==> flow/design.v <==
`timescale 1ns/10ps
module  ATCONV(
	input		clk,
	input		reset,
	output 	    busy,	
	input		ready,	
	output reg	[11:0]	iaddr,
	input signed [12:0]	idata,
	output	reg 	cwr,
	output  reg	[11:0]	caddr_wr,
	output reg 	[12:0] 	cdata_wr,
	output	reg 	crd,
	output reg	[11:0] 	caddr_rd,
	input 	[12:0] 	cdata_rd,
	output reg 	csel
	);
	reg [2:0] cur_state, next_state;
	localparam IDLE = 3'd0;
	localparam READ_IMAGE = 3'd1;
	localparam WRITE_MEM0 = 3'd2;
	localparam READ_MEM0 = 3'd3;
	localparam WRITE_MEM1 = 3'd4;
	localparam FINISH = 3'd5;
	reg [5:0] col, row;
	reg [4:0] tempX_L0, tempY_L0;
	reg [3:0] cnt;
	wire [3:0] is_pad;
	assign is_pad[0] = (col < 6'd2);
	assign is_pad[1] = (col > 6'd61);
	assign is_pad[2] = (row < 6'd2);
	assign is_pad[3] = (row > 6'd61);
	assign busy = !(cur_state == FINISH || cur_state == IDLE);
    reg signed [12:0] kernal;
	reg signed [29:0] conv_sum;
	reg [12:0] max;
	always @(posedge clk or posedge reset) begin
		if(reset) cur_state <= IDLE; 
		else cur_state <= next_state;
	end
	always @(*) begin
		case(cur_state)
			IDLE: begin
				if(ready == 1'b1) next_state = READ_IMAGE;
				else next_state = IDLE;
			end
			READ_IMAGE: begin
				if(cnt == 4'd11) next_state = WRITE_MEM0;
				else next_state = READ_IMAGE;
			end
			WRITE_MEM0: begin
				if(row == 6'd63 && col == 6'd63) next_state = READ_MEM0;
				else next_state = READ_IMAGE;
			end
			READ_MEM0: begin
				if(cnt == 4'd5) next_state = WRITE_MEM1;
				else next_state = READ_MEM0;
			end
			WRITE_MEM1: begin
				if(row == 6'd62 && col == 6'd62) next_state = FINISH;
				else next_state = READ_MEM0;
			end
			FINISH: begin
				next_state = IDLE;
			end
			default: begin
				next_state = IDLE;
			end
		endcase
	end
	always @(posedge clk or posedge reset) begin
		if(reset) begin
			col <= 6'd0;
			row <= 6'd0;
			cnt <= 4'd0;
			tempX_L0 <= 5'd0;
			tempY_L0 <= 5'd0;
			csel <= 1'b0;
			cwr <= 1'b0;
			crd <= 1'b0;
			max <= 13'd0;
			iaddr <= 12'd0;
			caddr_rd <= 12'd0;
			caddr_wr <= 12'd0;
			cdata_wr <= 13'd0;
		end
		else begin
			case(cur_state)
				READ_IMAGE: begin
					case(cnt)
						4'd0: begin   
							case({is_pad[2], is_pad[0]})
								2'b00: iaddr <= {row-6'd2, col-6'd2};
								2'b01: iaddr <= {row-6'd2, 6'd0};
								2'b10: iaddr <= {6'd0, col-6'd2};
								2'b11: iaddr <= {6'd0, 6'd0};
						    endcase
							conv_sum <= 30'd0;
						end
						4'd1: begin   
							if(is_pad[2] == 1'b1) iaddr <= {6'd0, col};
							else iaddr <= {row-6'd2, col};
							conv_sum <= $signed(idata) * kernal;
						end
						4'd2: begin   
							case({is_pad[2], is_pad[1]})
								2'b00: iaddr <= {row-6'd2, col+6'd2};
								2'b01: iaddr <= {row-6'd2, 6'd63};
								2'b10: iaddr <= {6'd0, col+6'd2};
								2'b11: iaddr <= {6'd0, 6'd63};
							endcase
							conv_sum <= conv_sum + $signed(idata) * kernal;
						end
						4'd3: begin   
							if(is_pad[0] == 1'b1) iaddr <= {row, 6'd0};
							else iaddr <= {row, col-6'd2};
							conv_sum <= conv_sum + $signed(idata) * kernal;
						end
						4'd4: begin   
							iaddr <= {row, col};
							conv_sum <= conv_sum + $signed(idata) * kernal;
						end
						4'd5: begin   
							if(is_pad[1] == 1'b1) iaddr <= {row, 6'd63};
							else iaddr <= {row, col+6'd2};
							conv_sum <= conv_sum + $signed(idata) * kernal;
						end
						4'd6: begin   
							case({is_pad[3], is_pad[0]})
								2'b00: iaddr <= {row+6'd2, col-6'd2};
								2'b01: iaddr <= {row+6'd2, 6'd0};
								2'b10: iaddr <= {6'd63, col-6'd2};
								2'b11: iaddr <= {6'd63, 6'd0};
							endcase
							conv_sum <= conv_sum + $signed(idata) * kernal;
						end
						4'd7: begin   
							if(is_pad[3] == 1'b1) iaddr <= {6'd63, col};
							else iaddr <= {row+6'd2, col};
							conv_sum <= conv_sum + $signed(idata) * kernal;
						end
						4'd8: begin   
							case({is_pad[3], is_pad[1]})
								2'b00: iaddr <= {row+6'd2, col+6'd2};
								2'b01: iaddr <= {row+6'd2, 6'd63};
								2'b10: iaddr <= {6'd63, col+6'd2};
								2'b11: iaddr <= {6'd63, 6'd63};
							endcase
							conv_sum <= conv_sum + $signed(idata) * kernal;
						end
						4'd9: begin
							conv_sum <= conv_sum + $signed(idata) * kernal;
						end
						4'd10: begin
							conv_sum <= conv_sum + $signed(13'h1FF4);
						end
						4'd11: begin
							caddr_wr <= {row, col};
							cdata_wr <= (conv_sum[16] || conv_sum[16:4] <= 13'd11)? 13'd0 : conv_sum[16:4]-13'd11;
						end
					endcase
					if(cnt == 11) begin
						cnt <= 4'd0;
						cwr <= 1'b1;
						csel <= 1'b0;
					end
					else 
						cnt <= cnt + 4'd1;
				end
				WRITE_MEM0: begin
					cwr <= 1'b0;
					if(col == 6'd63) begin
						col <= 6'd0;
						row <= row + 6'd1;
					end
					else 
						col <= col + 6'd1;
					if(row == 6'd63 && col == 6'd63) begin
						row <= 6'd0;
						col <= 6'd0;
						cwr <= 1'b0;
						crd <= 1'b1;
						csel <= 1'b0;
					end
				end
				READ_MEM0: begin
					case(cnt)
						4'd0: begin
							caddr_rd <= {row, col};
							max <= 13'd0;
						end
						4'd1: begin
							caddr_rd <= {row, col+6'd1};
							max <= cdata_rd;
						end
						4'd2: begin
							caddr_rd <= {row+6'd1, col};
							max <= (max > cdata_rd)? max : cdata_rd; 
						end
						4'd3: begin
							caddr_rd <= {row+6'd1, col+6'd1};
							max <= (max > cdata_rd)? max : cdata_rd; 
						end
						4'd4: begin
							max <= (max > cdata_rd)? max : cdata_rd;
						end
						4'd5: begin 
							caddr_wr <= {tempY_L0, tempX_L0};
							if(max != 13'd0) begin
								if(max[3:0] != 13'd0) cdata_wr <= (max[12:4] + 1) << 4;
								else cdata_wr <= max[12:4] << 4;
							end
							else 
								cdata_wr <= 13'd0;
						end
					endcase
					if(cnt == 4'd5) begin
						cnt <= 4'd0;
						cwr <= 1'b1;
						crd <= 1'b0;
						csel <= 1'b1;
					end
					else 
						cnt <= cnt + 4'd1;
				end
				WRITE_MEM1: begin
					if(tempX_L0 == 5'd31) begin
						tempY_L0 <= tempY_L0 + 5'd1;
						tempX_L0 <= 5'd0;
					end
					else 
						tempX_L0 <= tempX_L0 + 5'd1;
					if(col == 6'd62) begin
						col <= 6'd0;
						row <= row + 6'd2;
					end
					else
						col <= col + 6'd2;
					if(row == 6'd62 && col == 6'd62) begin
						cwr <= 1'b0;
						crd <= 1'b0;
						csel <= 1'b0;
					end
					else begin
						cwr <= 1'b0;
						crd <= 1'b1;
						csel <= 1'b0;
					end
				end
				FINISH: begin
					row <= 6'd0;
					col <= 6'd0;
					tempX_L0 <= 5'd0;
					tempY_L0 <= 5'd0;
				end
			endcase
		end
	end
	always @(*) begin
		case(cnt)
			4'd1: kernal = 13'h1FFF;
			4'd2: kernal = 13'h1FFE;
			4'd3: kernal = 13'h1FFF;
			4'd4: kernal = 13'h1FFC;
			4'd5: kernal = 13'h0010;
			4'd6: kernal = 13'h1FFC;
			4'd7: kernal = 13'h1FFF;
			4'd8: kernal = 13'h1FFE;
			4'd9: kernal = 13'h1FFF;
			default: kernal = 13'h0;
		endcase
	end
endmodule
From RTL to reports: ATCONV

Tool output for the design above, in the order of the flow.
Lines are those of the file above, counted from 1.
Operators: Yosys type, input widths -> output width; for muxes data width and select width s.
A cell with - has no value.

Top: ATCONV
Clock: clk
Standard-cell library: sky130hd
Timing corner: tt_025C_1v80

After elaboration

Source: Yosys, flattened and elaborated, memories not mapped. Widths are those after wreduce. Registers that Yosys merges into a memory's read port (data or address) are not register bits. Print and check cells do not count. Equal cells are merged and count once.
Yosys's memory passes give these memory sizes; they may raise the number of words (mostly to a power of two), join words into wider ones and drop unused or constant bits.

Add/sub/neg operators: 13
Multiply operators: 1
Div/mod/pow operators: 0
Magnitude comparators: 6
Equality and inequality tests: 40
Shift operators: 0
Mux-type cells: 53
Bitwise operators: 1
Reductions and logical operators: 36

Operators by type and width:

| operator              | count |
| $mul 13x13->26        | 1 |
| $pmux 12 s4           | 5 |
| $pmux 30 s4           | 1 |
| $pmux 12 s9           | 1 |
| $mux 13               | 6 |
| $mux 12               | 4 |
| $mux 6                | 8 |
| $pmux 13 s3           | 1 |
| $pmux 6 s3            | 2 |
| $add 30x26->30        | 1 |
| $add 30x5->30 const B | 1 |
| $pmux 13 s2           | 1 |
| $eq 6x6->1 const B    | 4 |
| $pmux 12 s2           | 1 |
| $pmux 5 s2            | 2 |
| $reduce_and 3->1      | 6 |
| $eq 2x2->1 const B    | 8 |
| $eq 4x3->1 const B    | 4 |
| $eq 4x4->1 const B    | 4 |
| $reduce_bool 4->1     | 4 |
| $pmux 3 s5            | 1 |
| $gt 13x13->1          | 1 |
| $sub 13x4->13 const B | 1 |
| $le 13x4->1 const B   | 1 |
| $reduce_bool 13->1    | 1 |
| $ne 2x2->1 const B    | 6 |
| $add 6x1->6 const B   | 2 |
| $add 6x2->6 const B   | 2 |

Other operator kinds: 38; their cells: 70.

Flip-flop bits (word level): 124
Bits in latches: 0
RAM bits: 0
ROM bits: 208
Word width x clocked read ports: 0
Memories kept: 1
Bits of input ports: 29
Output and inout port bits: 53
Elaborated cells: 166

Memories:

| memory           | words | width | rd ports | wr ports | RTL line | text |
| (name not given) | 16    | 13    | 1        | 0        | 259      | `case(cnt)` |

Depth

Yosys ltp: most cells in a row. Word level: on the elaborated netlist, between registers, memories and ports. Mapped: between sequential cells and ports; inverters and the memories' decode and read muxes count.

Depth after elaboration: 5
ABC_AREA: 0
Mapped depth: 33
Mapped depth without buffers: 33

Mapped cells and area

Yosys stat after the flow's synthesis: flattened, memories mapped to cells. It holds for the ABC_AREA given above (unset counts as 0); a run with the other value may have another netlist.
The area totals of this step are shown rounded.

Cell count: 1326
Synthesis area: 12000 um^2
Area of sequential cells: 2900 um^2
Mapped flip-flops: 114
Buffers: 65

Cell types:

| type                      | count | area in all (um^2) |
| sky130_fd_sc_hd__dfrtp_1  | 96    | 2.4E+03 |
| sky130_fd_sc_hd__ha_1     | 125   | 1564 |
| sky130_fd_sc_hd__fa_1     | 66    | 1.32E+03 |
| sky130_fd_sc_hd__inv_1    | 143   | 536.765 |
| sky130_fd_sc_hd__edfxtp_1 | 17    | 510.49 |
| sky130_fd_sc_hd__nand2_1  | 127   | 476.707 |
| sky130_fd_sc_hd__xnor2_1  | 53    | 464.195 |
| sky130_fd_sc_hd__o21ai_0  | 80    | 400.384 |
| sky130_fd_sc_hd__a21oi_1  | 79    | 395.379 |
| sky130_fd_sc_hd__mux2i_1  | 36    | 360.346 |
| sky130_fd_sc_hd__nor2_1   | 78    | 292.781 |
| sky130_fd_sc_hd__clkbuf_1 | 61    | 228.97 |
| sky130_fd_sc_hd__xor2_1   | 23    | 201.443 |
| sky130_fd_sc_hd__and2_1   | 31    | 193.936 |
| sky130_fd_sc_hd__a21o_1   | 21    | 157.651 |
| sky130_fd_sc_hd__nor3_1   | 29    | 145.139 |
| sky130_fd_sc_hd__nand2b_1 | 22    | 137.632 |
| sky130_fd_sc_hd__nor2b_1  | 21    | 131.376 |

Other cell types: 57; their cells: 218.

Timing after synthesis

Source: OpenSTA report_checks on the synthesized netlist (no wires, ideal clock, input and output delay 20% of the period each), path of least setup slack; recovery checks are left aside. Register names are those of the netlist, which keeps one name where synthesis merged equal registers.

Path kind: in2reg
Start point: in idata[4]
End point: reg conv_sum[16]
Period: 10.0 ns
Input delay: 2.000 ns
Library setup time: 0.265 ns
Time at the first pin: 2.000 ns
Data arrival time: 7.906 ns
Data required time: 9.735 ns
Path slack: 1.829 ns
Delay of the path: 6.171 ns
Stages: 28
Buffers on the path: 2
Synthesis period reached: 8.171 ns

"delay of the path" = arrival - input delay + setup time.
"stages" counts driving pins, that of a launching flip-flop among them; a cell with two outputs on the path counts twice.
"synthesis period reached" = period - worst setup slack (recovery checks aside). The figure is calculated, with input and output delays left at 20% of the set period.
Between the ends stands the longest chain of elaborated cells between them, by number of cells; it is not shown to be the way that was timed. Of several equally long chains one is given.
A line is the first line of the expression or statement that the cell stems from. Yosys adds cells for indexed reads and writes and turns some case tables into memories.
At most two assigning lines are given for a register; there are more.

Cell sequence: sky130_fd_sc_hd__clkbuf_1 -> sky130_fd_sc_hd__clkbuf_1 -> sky130_fd_sc_hd__xnor2_1 -> sky130_fd_sc_hd__nor2_1 -> sky130_fd_sc_hd__ha_1 -> sky130_fd_sc_hd__inv_1 -> sky130_fd_sc_hd__fa_1 -> sky130_fd_sc_hd__inv_1 -> sky130_fd_sc_hd__fa_1 -> sky130_fd_sc_hd__ha_1 -> sky130_fd_sc_hd__fa_1 -> sky130_fd_sc_hd__ha_1 -> sky130_fd_sc_hd__ha_1 -> sky130_fd_sc_hd__nor2b_1 -> sky130_fd_sc_hd__o21ai_0 -> sky130_fd_sc_hd__nand2_1 -> sky130_fd_sc_hd__a21o_1 -> sky130_fd_sc_hd__a21o_1 -> sky130_fd_sc_hd__a21o_1 -> sky130_fd_sc_hd__a21oi_1 -> sky130_fd_sc_hd__xnor2_1 -> sky130_fd_sc_hd__ha_1 -> sky130_fd_sc_hd__or3_1 -> sky130_fd_sc_hd__o21ba_2 -> sky130_fd_sc_hd__a21o_1 -> sky130_fd_sc_hd__a21oi_1 -> sky130_fd_sc_hd__xor2_1 -> sky130_fd_sc_hd__o21ai_1
Cells in the longest elaborated chain: 3
Elaborated cells on any way between the ends: 3
Classes of those cells: add/sub: 1; mul: 1; mux: 1

RTL lines, path post-synthesis:

| item               | RTL line | text |
| start: declaration | 8        | `input signed [12:0] idata,` |
| $mul 13x13->26     | 151      | `conv_sum <= conv_sum + $signed(idata) * kernal;` |
| $add 30x26->30     | 151      |  |
| $pmux 30 s4        | 89       | `case(cnt)` |
| end: assignment    | 102      | `conv_sum <= $signed(idata) * kernal;` |
| end: assignment    | 111      | `conv_sum <= conv_sum + $signed(idata) * kernal;` |
| end: declaration   | 34       | `reg signed [29:0] conv_sum;` |

Timing after layout

Path of least setup slack in the final report of entry A (OpenROAD, finished layout, wires in). Where an end is a register, its clock arrival counts in the times.

Path kind: in2reg
Start point: in idata[5]
End point: reg conv_sum[15]
Period: 6.36 ns
Input delay: 1.27 ns
Library setup time: 0.28 ns
Time at the first pin: 1.27 ns
Data arrival time: 6.99 ns
Data required time: 6.52 ns
Path slack: -0.48 ns
Stages: 27
Buffers on the path: 1

Between the ends stands the longest chain of elaborated cells between them, by number of cells; it is not shown to be the way that was timed. Of several equally long chains one is given.
At most two assigning lines are given for a register; there are more.

Cell sequence: sky130_fd_sc_hd__clkdlybuf4s15_2 -> sky130_fd_sc_hd__xnor2_2 -> sky130_fd_sc_hd__nor2_4 -> sky130_fd_sc_hd__ha_4 -> sky130_fd_sc_hd__inv_2 -> sky130_fd_sc_hd__fa_1 -> sky130_fd_sc_hd__inv_1 -> sky130_fd_sc_hd__fa_1 -> sky130_fd_sc_hd__inv_1 -> sky130_fd_sc_hd__fa_1 -> sky130_fd_sc_hd__inv_1 -> sky130_fd_sc_hd__fa_1 -> sky130_fd_sc_hd__ha_4 -> sky130_fd_sc_hd__ha_4 -> sky130_fd_sc_hd__o21ai_2 -> sky130_fd_sc_hd__nand2_1 -> sky130_fd_sc_hd__a21o_1 -> sky130_fd_sc_hd__a21o_1 -> sky130_fd_sc_hd__a21o_1 -> sky130_fd_sc_hd__a31o_4 -> sky130_fd_sc_hd__a21oi_2 -> sky130_fd_sc_hd__xnor2_1 -> sky130_fd_sc_hd__ha_1 -> sky130_fd_sc_hd__nand2b_1 -> sky130_fd_sc_hd__o22ai_1 -> sky130_fd_sc_hd__a222oi_1 -> sky130_fd_sc_hd__o221ai_1
Cells in the longest elaborated chain: 3
Elaborated cells on any way between the ends: 3
Classes of those cells: add/sub: 1; mul: 1; mux: 1

RTL lines, path post-layout:

| item               | RTL line | text |
| start: declaration | 8        | `input signed [12:0] idata,` |
| $mul 13x13->26     | 151      | `conv_sum <= conv_sum + $signed(idata) * kernal;` |
| $add 30x26->30     | 151      |  |
| $pmux 30 s4        | 89       | `case(cnt)` |
| end: assignment    | 102      | `conv_sum <= $signed(idata) * kernal;` |
| end: assignment    | 111      | `conv_sum <= conv_sum + $signed(idata) * kernal;` |
| end: declaration   | 34       | `reg signed [29:0] conv_sum;` |

FLOW RESULTS
============

Record of 2 stored runs of the RTL-to-layout flow on ATCONV, platform sky130hd. The runs are unordered. Constraints: input delay and output delay 20% of the set period each, output load 0.01 pF.
"reached clock period" = clock period - worst setup slack. The figure is calculated, with input and output delays left at 20% of the set period.
"time used up by the worst setup path" is the time allowed to the run's worst setup path (the clock period less input and output delay, where it has them) less its slack. Clock arrival times count: a late capture clock shortens it, a late launch clock lengthens it.
The measured numbers are rounded.

## Entry A

==> flow/run.sh <==
#!/bin/bash
# the make line also repeats the synthesis and layout settings of config.mk as NAME=value (left out here)
make -C /OpenROAD-flow-scripts/flow DESIGN_CONFIG=/design/flow/config.mk WORK_HOME=/design/flow/orfs CLKGATE_MAP_FILE= finish
==> flow/config.mk <==
export PLATFORM = sky130hd
export DESIGN_NAME = ATCONV
export DESIGN_NICKNAME = ATCONV
export VERILOG_FILES = /design/flow/design.v
export SDC_FILE = /design/flow/constraint.sdc
export NUM_CORES = 4
export LEC_CHECK = 0
export CAP_MARGIN = 20
export CELL_PAD_IN_SITES_GLOBAL_PLACEMENT = 1
export CORE_MARGIN = 9
export CORE_UTILIZATION = 32
export CTS_CLUSTER_DIAMETER = 387
export PLACE_DENSITY = 0.7
export SLEW_MARGIN = 15
==> flow/constraint.sdc <==
create_clock -name core_clock -period 6.36 [get_ports {clk}]
set_input_delay 1.2720 -clock core_clock [delete_from_list [all_inputs] [get_ports {clk}]]
set_output_delay 1.2720 -clock core_clock [all_outputs]
set_load 0.01 [all_outputs]

| result of entry A | value |
|---|---|
| synthesized cell area | 12000 um^2 |
| die size | 44000 um^2 |
| standard-cell area after layout | 15000 um^2 |
| utilization | 43 % |
| setup slack of the critical path | -0.48 ns |
| total negative setup slack | -1.8 ns |
| worst hold slack in the final report | 0.48 ns |
| reached clock period | 6.838 ns |
| time used up by the worst setup path | 5.57 ns |
| kind of the worst setup path | in2reg |

## Entry B

==> flow/run.sh <==
#!/bin/bash
# the make line also repeats the synthesis and layout settings of config.mk as NAME=value (left out here)
make -C /OpenROAD-flow-scripts/flow DESIGN_CONFIG=/design/flow/config.mk WORK_HOME=/design/flow/orfs CLKGATE_MAP_FILE= finish
==> flow/config.mk <==
export PLATFORM = sky130hd
export DESIGN_NAME = ATCONV
export DESIGN_NICKNAME = ATCONV
export VERILOG_FILES = /design/flow/design.v
export SDC_FILE = /design/flow/constraint.sdc
export NUM_CORES = 4
export LEC_CHECK = 0
export ABC_AREA = 1
export CAP_MARGIN = 20
export CORE_MARGIN = 2
export CORE_UTILIZATION = 22
export SLEW_MARGIN = 20
==> flow/constraint.sdc <==
create_clock -name core_clock -period 10.0 [get_ports {clk}]
set_input_delay 2.0000 -clock core_clock [delete_from_list [all_inputs] [get_ports {clk}]]
set_output_delay 2.0000 -clock core_clock [all_outputs]
set_load 0.01 [all_outputs]

| result of entry B | value |
|---|---|
| synthesized cell area | 12000 um^2 |
| die size | 55000 um^2 |
| standard-cell area after layout | 14000 um^2 |
| utilization | 26 % |
| setup slack of the critical path | 1.2 ns |
| total negative setup slack | 0.000 ns |
| worst hold slack in the final report | 0.49 ns |
| reached clock period | 8.822 ns |
| time used up by the worst setup path | 6.82 ns |
| kind of the worst setup path | in2reg |
